==> flow/design.v <==
module datapath #(parameter P_WIDTH=32)(
	input [P_WIDTH-1:0] input_a,
	input [P_WIDTH-1:0] input_b,
	input clk,
	input rst,
	output [P_WIDTH-1:0] out
	);
wire [P_WIDTH-1:0] mult_result;
wire [P_WIDTH-1:0] adder_out;
reg [P_WIDTH-1:0] adder_out_reg;
assign mult_result = input_a * input_b;
assign adder_out  = adder_out_reg + mult_result;
assign out = adder_out_reg;
always @(posedge clk)
 if (rst ==1) 
	adder_out_reg <= adder_out;
 else
	adder_out_reg <= 0;
endmodule
module controller #(parameter P_ADDR_WIDTH=8, parameter P_COUNT=100)(
	input clk,
	input rst,
	output reg out_rst,
	output reg ce_0,
	output reg ce_1,
	output reg we_0,
	output reg we_1,
	input  [P_ADDR_WIDTH-1:0] cjob_offset,
	output [P_ADDR_WIDTH-1:0] address_0,
	output [P_ADDR_WIDTH-1:0] address_1,
	input fin_buf_empty,
	output reg fin_rd_en,
	input fout_buf_full,
	output reg fout_wr_en,
	output reg cjob_load_en,
	output reg cjob_out_en
);
parameter IDLE= 7'b0000001,JOB_LOAD= 7'b0000010,  PREP=7'b0000100, PROCESSING = 7'b0001000, WRITE_BACK=7'b0010000, WAIT_Q=7'b0100000, WRITE_Q=7'b1000000;
reg [6:0] curr_state;
reg [6:0] next_state;
reg [P_ADDR_WIDTH-1:0] counter;
reg [P_ADDR_WIDTH-1:0] offset;
always @(curr_state,fin_buf_empty,counter,fout_buf_full)
begin
	next_state=5'b00000;
	case (curr_state)	
		IDLE:
			if(!fin_buf_empty)
				next_state=IDLE;
			else
				next_state=JOB_LOAD;
		JOB_LOAD:
			next_state=PREP;
		PREP:
			next_state=PROCESSING;
		PROCESSING:
			if(counter<P_COUNT-1+offset)			
				next_state = PROCESSING;
			else
				next_state = WRITE_BACK;
		WRITE_BACK:
			next_state=WAIT_Q;
		WAIT_Q:
			if(!fout_buf_full)
				next_state=WAIT_Q;
			else
				next_state=WRITE_Q;
		WRITE_Q:
			next_state=IDLE;
		default:
			next_state=IDLE;
	endcase
end
always @(posedge clk)       
begin
	if(rst==1)
		curr_state <= IDLE;
	else
		curr_state <= next_state;
end
always @(posedge clk)       
begin
	case(curr_state)
		IDLE:	begin
			out_rst<=0;
			ce_0<=0;
			ce_1<=0;
			we_0<=0;
			we_1<=0;
			counter <= 0;
			fin_rd_en<=0;
			fout_wr_en<=0;
			cjob_load_en<=0;
			cjob_out_en<=0;
			offset<=0;
			end
		JOB_LOAD:
			begin
			fin_rd_en<=1;
			cjob_load_en<=1;
			end
		PREP:
			begin
			fin_rd_en<=0;
			ce_0<=1;
			ce_1<=1;
			we_0<=0;
			we_1<=0;
			cjob_load_en<=0;
			counter<=cjob_offset;
			offset<=cjob_offset;
			end
		PROCESSING:
			begin
			cjob_load_en<=0;
			out_rst<=1;
			counter<= counter+1;
			end
		WRITE_BACK:
			begin
			ce_1<=0;
			we_0<=1;
			counter<=counter+P_COUNT;
			end
		WAIT_Q:
			begin
			ce_0<=0;
			counter<=0;
			cjob_out_en<=1;
			end
		WRITE_Q:
			begin
			fout_wr_en<=1;
			cjob_out_en<=1;
			end
		default:
			begin
			end
	endcase
end
assign address_0 = counter<<2;
assign address_1 = (counter+P_COUNT)<<2;
endmodule
module cjob_register #(parameter P_ADDR_WIDTH=16)
(
	input clk,
	input rst,
	input load,
	input out_en,
	input [(3+2+16)-1:0] data_in,
	output reg [(3+2+16)-1:0] data_out
);
reg [(3+2+16)-1:0] current_job;
always @(posedge clk) begin
	if(rst) begin
		data_out = 0;
		current_job = 0;
	end
	else begin
		if (load) current_job = data_in;
		if(out_en) data_out = current_job;
    end
end
endmodule
module dot_product (
	input ap_clk,
	input ap_rst,
	output [16-1:0]  	memory_Addr_A,
	output 						memory_EN_A,
	output 						memory_WEN_A,
	output [32-1:0]	memory_Din_A,
	input  [32-1:0] 	memory_Dout_A,
	output [16-1:0]  	memory_Addr_B,
	output 						memory_EN_B,
	output 						memory_WEN_B,
	output [32-1:0]	memory_Din_B,
	input  [32-1:0] 	memory_Dout_B,
	input 						fifo_in_empty_n,
	input  [(3+2+16)-1:0]	fifo_in_dout,
	output 						fifo_in_read,
	input 						fifo_out_full_n,
	output 						fifo_out_write,
	output [(3+2+16)-1:0]	fifo_out_din
);
	wire 						internal_rst;
	wire 						cjob_load_en;
	wire 						cjob_out_en;
	wire [16-1:0] 		job_offset;
datapath #(32) dp(
	.input_a(memory_Dout_A), 
	.input_b(memory_Dout_B), 
	.clk(ap_clk), 
	.rst(internal_rst), 
	.out(memory_Din_A)
);
controller #(16, 100) ctrl(
	.clk(ap_clk),
	.rst(ap_rst),
	.out_rst(internal_rst),
	.ce_0(memory_EN_A),
	.ce_1(memory_EN_B),
	.we_0(memory_WEN_A),
	.we_1(memory_WEN_B),
	.cjob_offset(job_offset),
	.address_0(memory_Addr_A),
	.address_1(memory_Addr_B),
	.fin_buf_empty(fifo_in_empty_n),
	.fin_rd_en(fifo_in_read),
	.fout_buf_full(fifo_out_full_n),
	.fout_wr_en(fifo_out_write),
	.cjob_load_en(cjob_load_en),
	.cjob_out_en(cjob_out_en)
);
cjob_register cjob_reg(
	.clk(ap_clk),
	.rst(ap_rst),
	.load(cjob_load_en),
	.out_en(cjob_out_en),
	.data_in(fifo_in_dout),
	.data_out(fifo_out_din)
);
assign job_offset = fifo_in_dout[16-1:0];
assign memory_Din_B = 0;
endmodule
== Tool chain data of dot_product ==
The steps from the RTL of dot_product to its reports follow in flow order.
Lines are those of the file above, counted from 1.
A cell with - has no value.

* Design top: dot_product
* Clock input: ap_clk
* Standard-cell library: sky130hd
* Corner: tt_025C_1v80

== After elaboration ==
Counts by Yosys on the flattened word-level netlist (proc, flatten, opt, wreduce; memories kept). Register bits leave out memories and registers merged into their read ports (data or address). Print and check cells are left out.

* Add/sub/neg operators: 4
* Multiply operators: 1
* $lt $le $gt $ge: 1
* Equal/unequal tests: 7
* Multiplexer cells: 15
* Reductions and logical operators: 15

{| class="wikitable"
|+ Operator list
! operator !! number
|-
| 32-bit by 32-bit multiplier with 32-bit output || 1
|-
| 16-bit parallel mux with 4-bit select || 1
|-
| 7-bit parallel mux with 6-bit select || 1
|-
| 16-bit by 32-bit less-than comparator with 1-bit output || 1
|-
| 32-bit adder || 1
|-
| 16-bit parallel mux with 2-bit select || 1
|-
| 21-bit two-way mux || 1
|-
| 2-bit nonzero test || 9
|-
| 7-bit by 16-bit adder with 17-bit output with constant A || 1
|-
| 16-bit by 1-bit adder with 16-bit output with constant B || 1
|-
| 16-bit by 7-bit adder with 16-bit output with constant B || 1
|-
| 1-bit parallel mux with 2-bit select || 8
|-
| 2-bit OR reduction || 4
|-
| 7-bit by 1-bit == test with 1-bit output with constant B || 1
|-
| 7-bit by 2-bit == test with 1-bit output with constant B || 1
|-
| 7-bit by 3-bit == test with 1-bit output with constant B || 1
|-
| 7-bit by 4-bit == test with 1-bit output with constant B || 1
|-
| 7-bit by 5-bit == test with 1-bit output with constant B || 1
|-
| 7-bit by 6-bit == test with 1-bit output with constant B || 1
|-
| 7-bit == test with constant B || 1
|-
| 7-bit two-way mux || 1
|-
| 5-bit two-way mux || 1
|-
| 4-bit nonzero test || 1
|-
| 3-bit OR reduction || 1
|-
| 2-bit two-way mux || 1
|}

* Register bits after elaboration: 121
* Bits of input ports: 89

== Depth ==
Yosys ltp: most cells in a row. Word level: on the elaborated netlist, between registers, memories and ports. Mapped: between sequential cells and ports; inverters and the memories' decode and read muxes count.

* Depth after elaboration: 4
* ABC_AREA: 1
* Mapped depth: 32

== Netlist ==
Yosys stat after the flow's synthesis: flattened, memories mapped to cells. It holds for the ABC_AREA given above (unset counts as 0); a run with the other value may have another netlist.
The area totals of this step are shown rounded.

* Cell count: 3069
* Chip area (Yosys): 24000 um^2
* Mapped flip-flops: 121
* Buffer cells: 180

{| class="wikitable"
|+ Cell types
! cell !! number !! area in all (um^2)
|-
| sky130_fd_sc_hd__fa_1 || 438 || 8768.41
|-
| sky130_fd_sc_hd__inv_1 || 943 || 3.54E+03
|-
| sky130_fd_sc_hd__nand2_1 || 781 || 2.93E+03
|-
| sky130_fd_sc_hd__ha_1 || 142 || 1.78E+03
|-
| sky130_fd_sc_hd__dfxtp_1 || 81 || 1.62E+03
|-
| sky130_fd_sc_hd__edfxtp_1 || 40 || 1.2E+03
|-
| sky130_fd_sc_hd__buf_4 || 66 || 495.475
|-
| sky130_fd_sc_hd__nor2_1 || 112 || 420.403
|-
| sky130_fd_sc_hd__nand3_1 || 72 || 360.346
|-
| sky130_fd_sc_hd__a21oi_1 || 69 || 345.331
|-
| sky130_fd_sc_hd__clkbuf_1 || 84 || 315.302
|-
| sky130_fd_sc_hd__o21ai_0 || 46 || 230.221
|-
| sky130_fd_sc_hd__xor2_1 || 23 || 201.443
|-
| sky130_fd_sc_hd__mux2i_1 || 19 || 190.182
|-
| sky130_fd_sc_hd__a211o_1 || 21 || 183.926
|-
| sky130_fd_sc_hd__xnor2_1 || 11 || 96.342
|-
| sky130_fd_sc_hd__buf_2 || 16 || 80.077
|-
| sky130_fd_sc_hd__nand3b_1 || 8 || 60.058
|}

Not listed: further types 37, cells in them 97.

== Path before layout ==
Source: OpenSTA report_checks on the synthesized netlist (no wires, ideal clock, input and output delay 20% of the period each), path of least setup slack; recovery checks are left aside. Register names are those of the netlist, which keeps one name where synthesis merged equal registers.

* Path kind: in2reg
* From: input memory_Dout_B[3]
* To: register dp.adder_out_reg[31]
* Period: 8.0 ns
* Library setup time: 0.115 ns
* Launch time at the first pin: 1.600 ns
* Arrival time: 7.708 ns
* Slack: 0.177 ns
* Delay of the path: 6.223 ns
* Stages: 30
* Path buffers: 2
* Period reached after synthesis: 7.823 ns

"delay of the path" = arrival - input delay + setup time.
"stages": output pins that drive a net of the path, with the launching flip-flop's if there is one; two outputs of one cell count as two.
"period reached after synthesis" = period - worst setup slack (recovery checks aside). The figure is calculated, with input and output delays left at 20% of the set period.
The rows between start and end are the longest chain of elaborated cells between them; the timing report does not say that the signal goes this way. Where chains are equally long, one stands for them.
Each line given opens the expression or statement behind the cell; cells for indexed reads and writes are added by Yosys, which also makes memories of some case tables.

* Path through: sky130_fd_sc_hd__clkbuf_1 -> sky130_fd_sc_hd__buf_1 -> sky130_fd_sc_hd__nand2_1 -> sky130_fd_sc_hd__inv_1 -> sky130_fd_sc_hd__fa_1 -> sky130_fd_sc_hd__fa_1 -> sky130_fd_sc_hd__fa_1 -> sky130_fd_sc_hd__inv_1 -> sky130_fd_sc_hd__fa_1 -> sky130_fd_sc_hd__inv_1 -> sky130_fd_sc_hd__fa_1 -> sky130_fd_sc_hd__inv_1 -> sky130_fd_sc_hd__fa_1 -> sky130_fd_sc_hd__inv_1 -> sky130_fd_sc_hd__fa_1 -> sky130_fd_sc_hd__inv_1 -> sky130_fd_sc_hd__fa_1 -> sky130_fd_sc_hd__inv_1 -> sky130_fd_sc_hd__ha_1 -> sky130_fd_sc_hd__a21oi_1 -> sky130_fd_sc_hd__o21ai_0 -> sky130_fd_sc_hd__inv_1 -> sky130_fd_sc_hd__nor2_1 -> sky130_fd_sc_hd__nor2_1 -> sky130_fd_sc_hd__nand3_1 -> sky130_fd_sc_hd__a21o_1 -> sky130_fd_sc_hd__a21oi_1 -> sky130_fd_sc_hd__nand3_1 -> sky130_fd_sc_hd__nand2_1 -> sky130_fd_sc_hd__nor2_1
* Cells in the longest elaborated chain: 2

{| class="wikitable"
|+ RTL lines, path post-synthesis
! item !! RTL line !! source
|-
| start, declared || 177 || <nowiki>input [32-1:0] memory_Dout_B,</nowiki>
|-
| 32-bit by 32-bit multiplier with 32-bit output || 11 || <nowiki>assign mult_result = input_a * input_b;</nowiki>
|-
| 32-bit adder || 12 || <nowiki>assign adder_out  = adder_out_reg + mult_result;</nowiki>
|-
| end, assigned || 16 || <nowiki>adder_out_reg <= adder_out;</nowiki>
|-
| end, assigned || 18 || <nowiki>adder_out_reg <= 0;</nowiki>
|-
| end, declared || 10 || <nowiki>reg [P_WIDTH-1:0] adder_out_reg;</nowiki>
|}

== Worst path after layout ==
From the final timing report of flow run 1: the path of least setup slack in the routed layout; clock arrival at registers is part of the times.

* Path kind: in2reg
* From: input memory_Dout_B[4]
* To: register dp.adder_out_reg[31]
* Period: 4.84 ns
* Library setup time: 0.10 ns
* Launch time at the first pin: 0.97 ns
* Arrival time: 7.09 ns
* Slack: -1.93 ns
* Stages: 30
* Path buffers: 2

The rows between start and end are the longest chain of elaborated cells between them; the timing report does not say that the signal goes this way. Where chains are equally long, one stands for them.

* Path through: sky130_fd_sc_hd__buf_12 -> sky130_fd_sc_hd__buf_12 -> sky130_fd_sc_hd__nand2_4 -> sky130_fd_sc_hd__inv_2 -> sky130_fd_sc_hd__fa_1 -> sky130_fd_sc_hd__fa_1 -> sky130_fd_sc_hd__fa_1 -> sky130_fd_sc_hd__inv_2 -> sky130_fd_sc_hd__fa_1 -> sky130_fd_sc_hd__inv_1 -> sky130_fd_sc_hd__fa_1 -> sky130_fd_sc_hd__inv_2 -> sky130_fd_sc_hd__fa_1 -> sky130_fd_sc_hd__inv_2 -> sky130_fd_sc_hd__fa_1 -> sky130_fd_sc_hd__inv_2 -> sky130_fd_sc_hd__fa_1 -> sky130_fd_sc_hd__inv_2 -> sky130_fd_sc_hd__ha_4 -> sky130_fd_sc_hd__a21oi_2 -> sky130_fd_sc_hd__o21ai_1 -> sky130_fd_sc_hd__inv_2 -> sky130_fd_sc_hd__nor2_2 -> sky130_fd_sc_hd__nor2_1 -> sky130_fd_sc_hd__nand3_2 -> sky130_fd_sc_hd__a21o_4 -> sky130_fd_sc_hd__a21oi_2 -> sky130_fd_sc_hd__nand3_1 -> sky130_fd_sc_hd__nand2_1 -> sky130_fd_sc_hd__nor2_1
* Cells in the longest elaborated chain: 2

{| class="wikitable"
|+ RTL lines, path after layout
! item !! RTL line !! source
|-
| start, declared || 177 || <nowiki>input [32-1:0] memory_Dout_B,</nowiki>
|-
| 32-bit by 32-bit multiplier with 32-bit output || 11 || <nowiki>assign mult_result = input_a * input_b;</nowiki>
|-
| 32-bit adder || 12 || <nowiki>assign adder_out  = adder_out_reg + mult_result;</nowiki>
|-
| end, assigned || 16 || <nowiki>adder_out_reg <= adder_out;</nowiki>
|-
| end, assigned || 18 || <nowiki>adder_out_reg <= 0;</nowiki>
|-
| end, declared || 10 || <nowiki>reg [P_WIDTH-1:0] adder_out_reg;</nowiki>
|}

==> results <==
Below are 3 stored runs of the flow (Yosys, OpenROAD; platform sky130hd) on dot_product, each with its settings and what was measured, unordered. Constraints: input delay and output delay 20% of the set period each, output load 0.01 pF.
By "reached clock period" is meant the clock period of the run minus its worst setup slack. This is arithmetic on one report: input and output delays are still those of the set period (20% each).
"worst setup path time": the worst setup path's part of the clock period (all of it between registers, 20% less for each end at a port) less its slack. A launch clock that arrives late makes it longer, a capture clock that arrives late makes it shorter.
Measured values are rounded.

=== Flow run 1 ===
{| class="wikitable"
! Setting !! Value
|-
| ABC_AREA || 1
|-
| CAP_MARGIN || 35
|-
| CELL_PAD_IN_SITES_GLOBAL_PLACEMENT || 3
|-
| CORE_ASPECT_RATIO || 1.07
|-
| CORE_UTILIZATION || 39
|-
| GPL_ROUTABILITY_DRIVEN || 0
|-
| GPL_TIMING_DRIVEN || 1
|-
| HOLD_SLACK_MARGIN || 0.27
|-
| MIN_ROUTING_LAYER || met1
|-
| PLACE_DENSITY || 0.69
|-
| SETUP_SLACK_MARGIN || 0.97
|-
| TNS_END_PERCENT || 90
|-
| period_ns || 4.84
|-
| CORE_MARGIN || 2
|-
| SLEW_MARGIN || 20
|-
! Result !! Value
|-
| Worst setup path time || 5.80 ns
|-
| Worst setup path kind || in2reg
|-
| Worst hold slack in the final report || 0.46 ns
|-
| Worst slack on setup checks || -1.9 ns
|-
| Overall die area || 62000 um^2
|-
| Utilization after layout || 54 %
|-
| Reached clock period || 6.765 ns
|-
| Standard-cell area of the final layout || 33000 um^2
|-
| Chip area after synthesis (Yosys) || 24000 um^2
|-
| Total negative slack || -37 ns
|}

=== Flow run 2 ===
{| class="wikitable"
! Setting !! Value
|-
| CORE_ASPECT_RATIO || 0.52
|-
| CORE_MARGIN || 6
|-
| CORE_UTILIZATION || 57
|-
| CTS_CLUSTER_SIZE || 99
|-
| GPL_TIMING_DRIVEN || 1
|-
| MIN_ROUTING_LAYER || met2
|-
| PLACE_DENSITY_LB_ADDON || 0.21
|-
| SLEW_MARGIN || 5
|-
| TNS_END_PERCENT || 25
|-
| period_ns || 9.51
|-
| CAP_MARGIN || 20
|}
Not finished: routing ended with error GRT-0116.

=== Flow run 3 ===
{| class="wikitable"
! Setting !! Value
|-
| ABC_AREA || 1
|-
| CORE_ASPECT_RATIO || 0.52
|-
| CORE_MARGIN || 2
|-
| CORE_UTILIZATION || 57
|-
| CTS_CLUSTER_DIAMETER || 64
|-
| CTS_CLUSTER_SIZE || 100
|-
| GPL_ROUTABILITY_DRIVEN || 0
|-
| GPL_TIMING_DRIVEN || 1
|-
| MIN_ROUTING_LAYER || met2
|-
| PLACE_DENSITY_LB_ADDON || 0.21
|-
| SLEW_MARGIN || 5
|-
| TNS_END_PERCENT || 25
|-
| period_ns || 9.51
|-
| CAP_MARGIN || 20
|}
Not finished: routing ended with error GRT-0116.
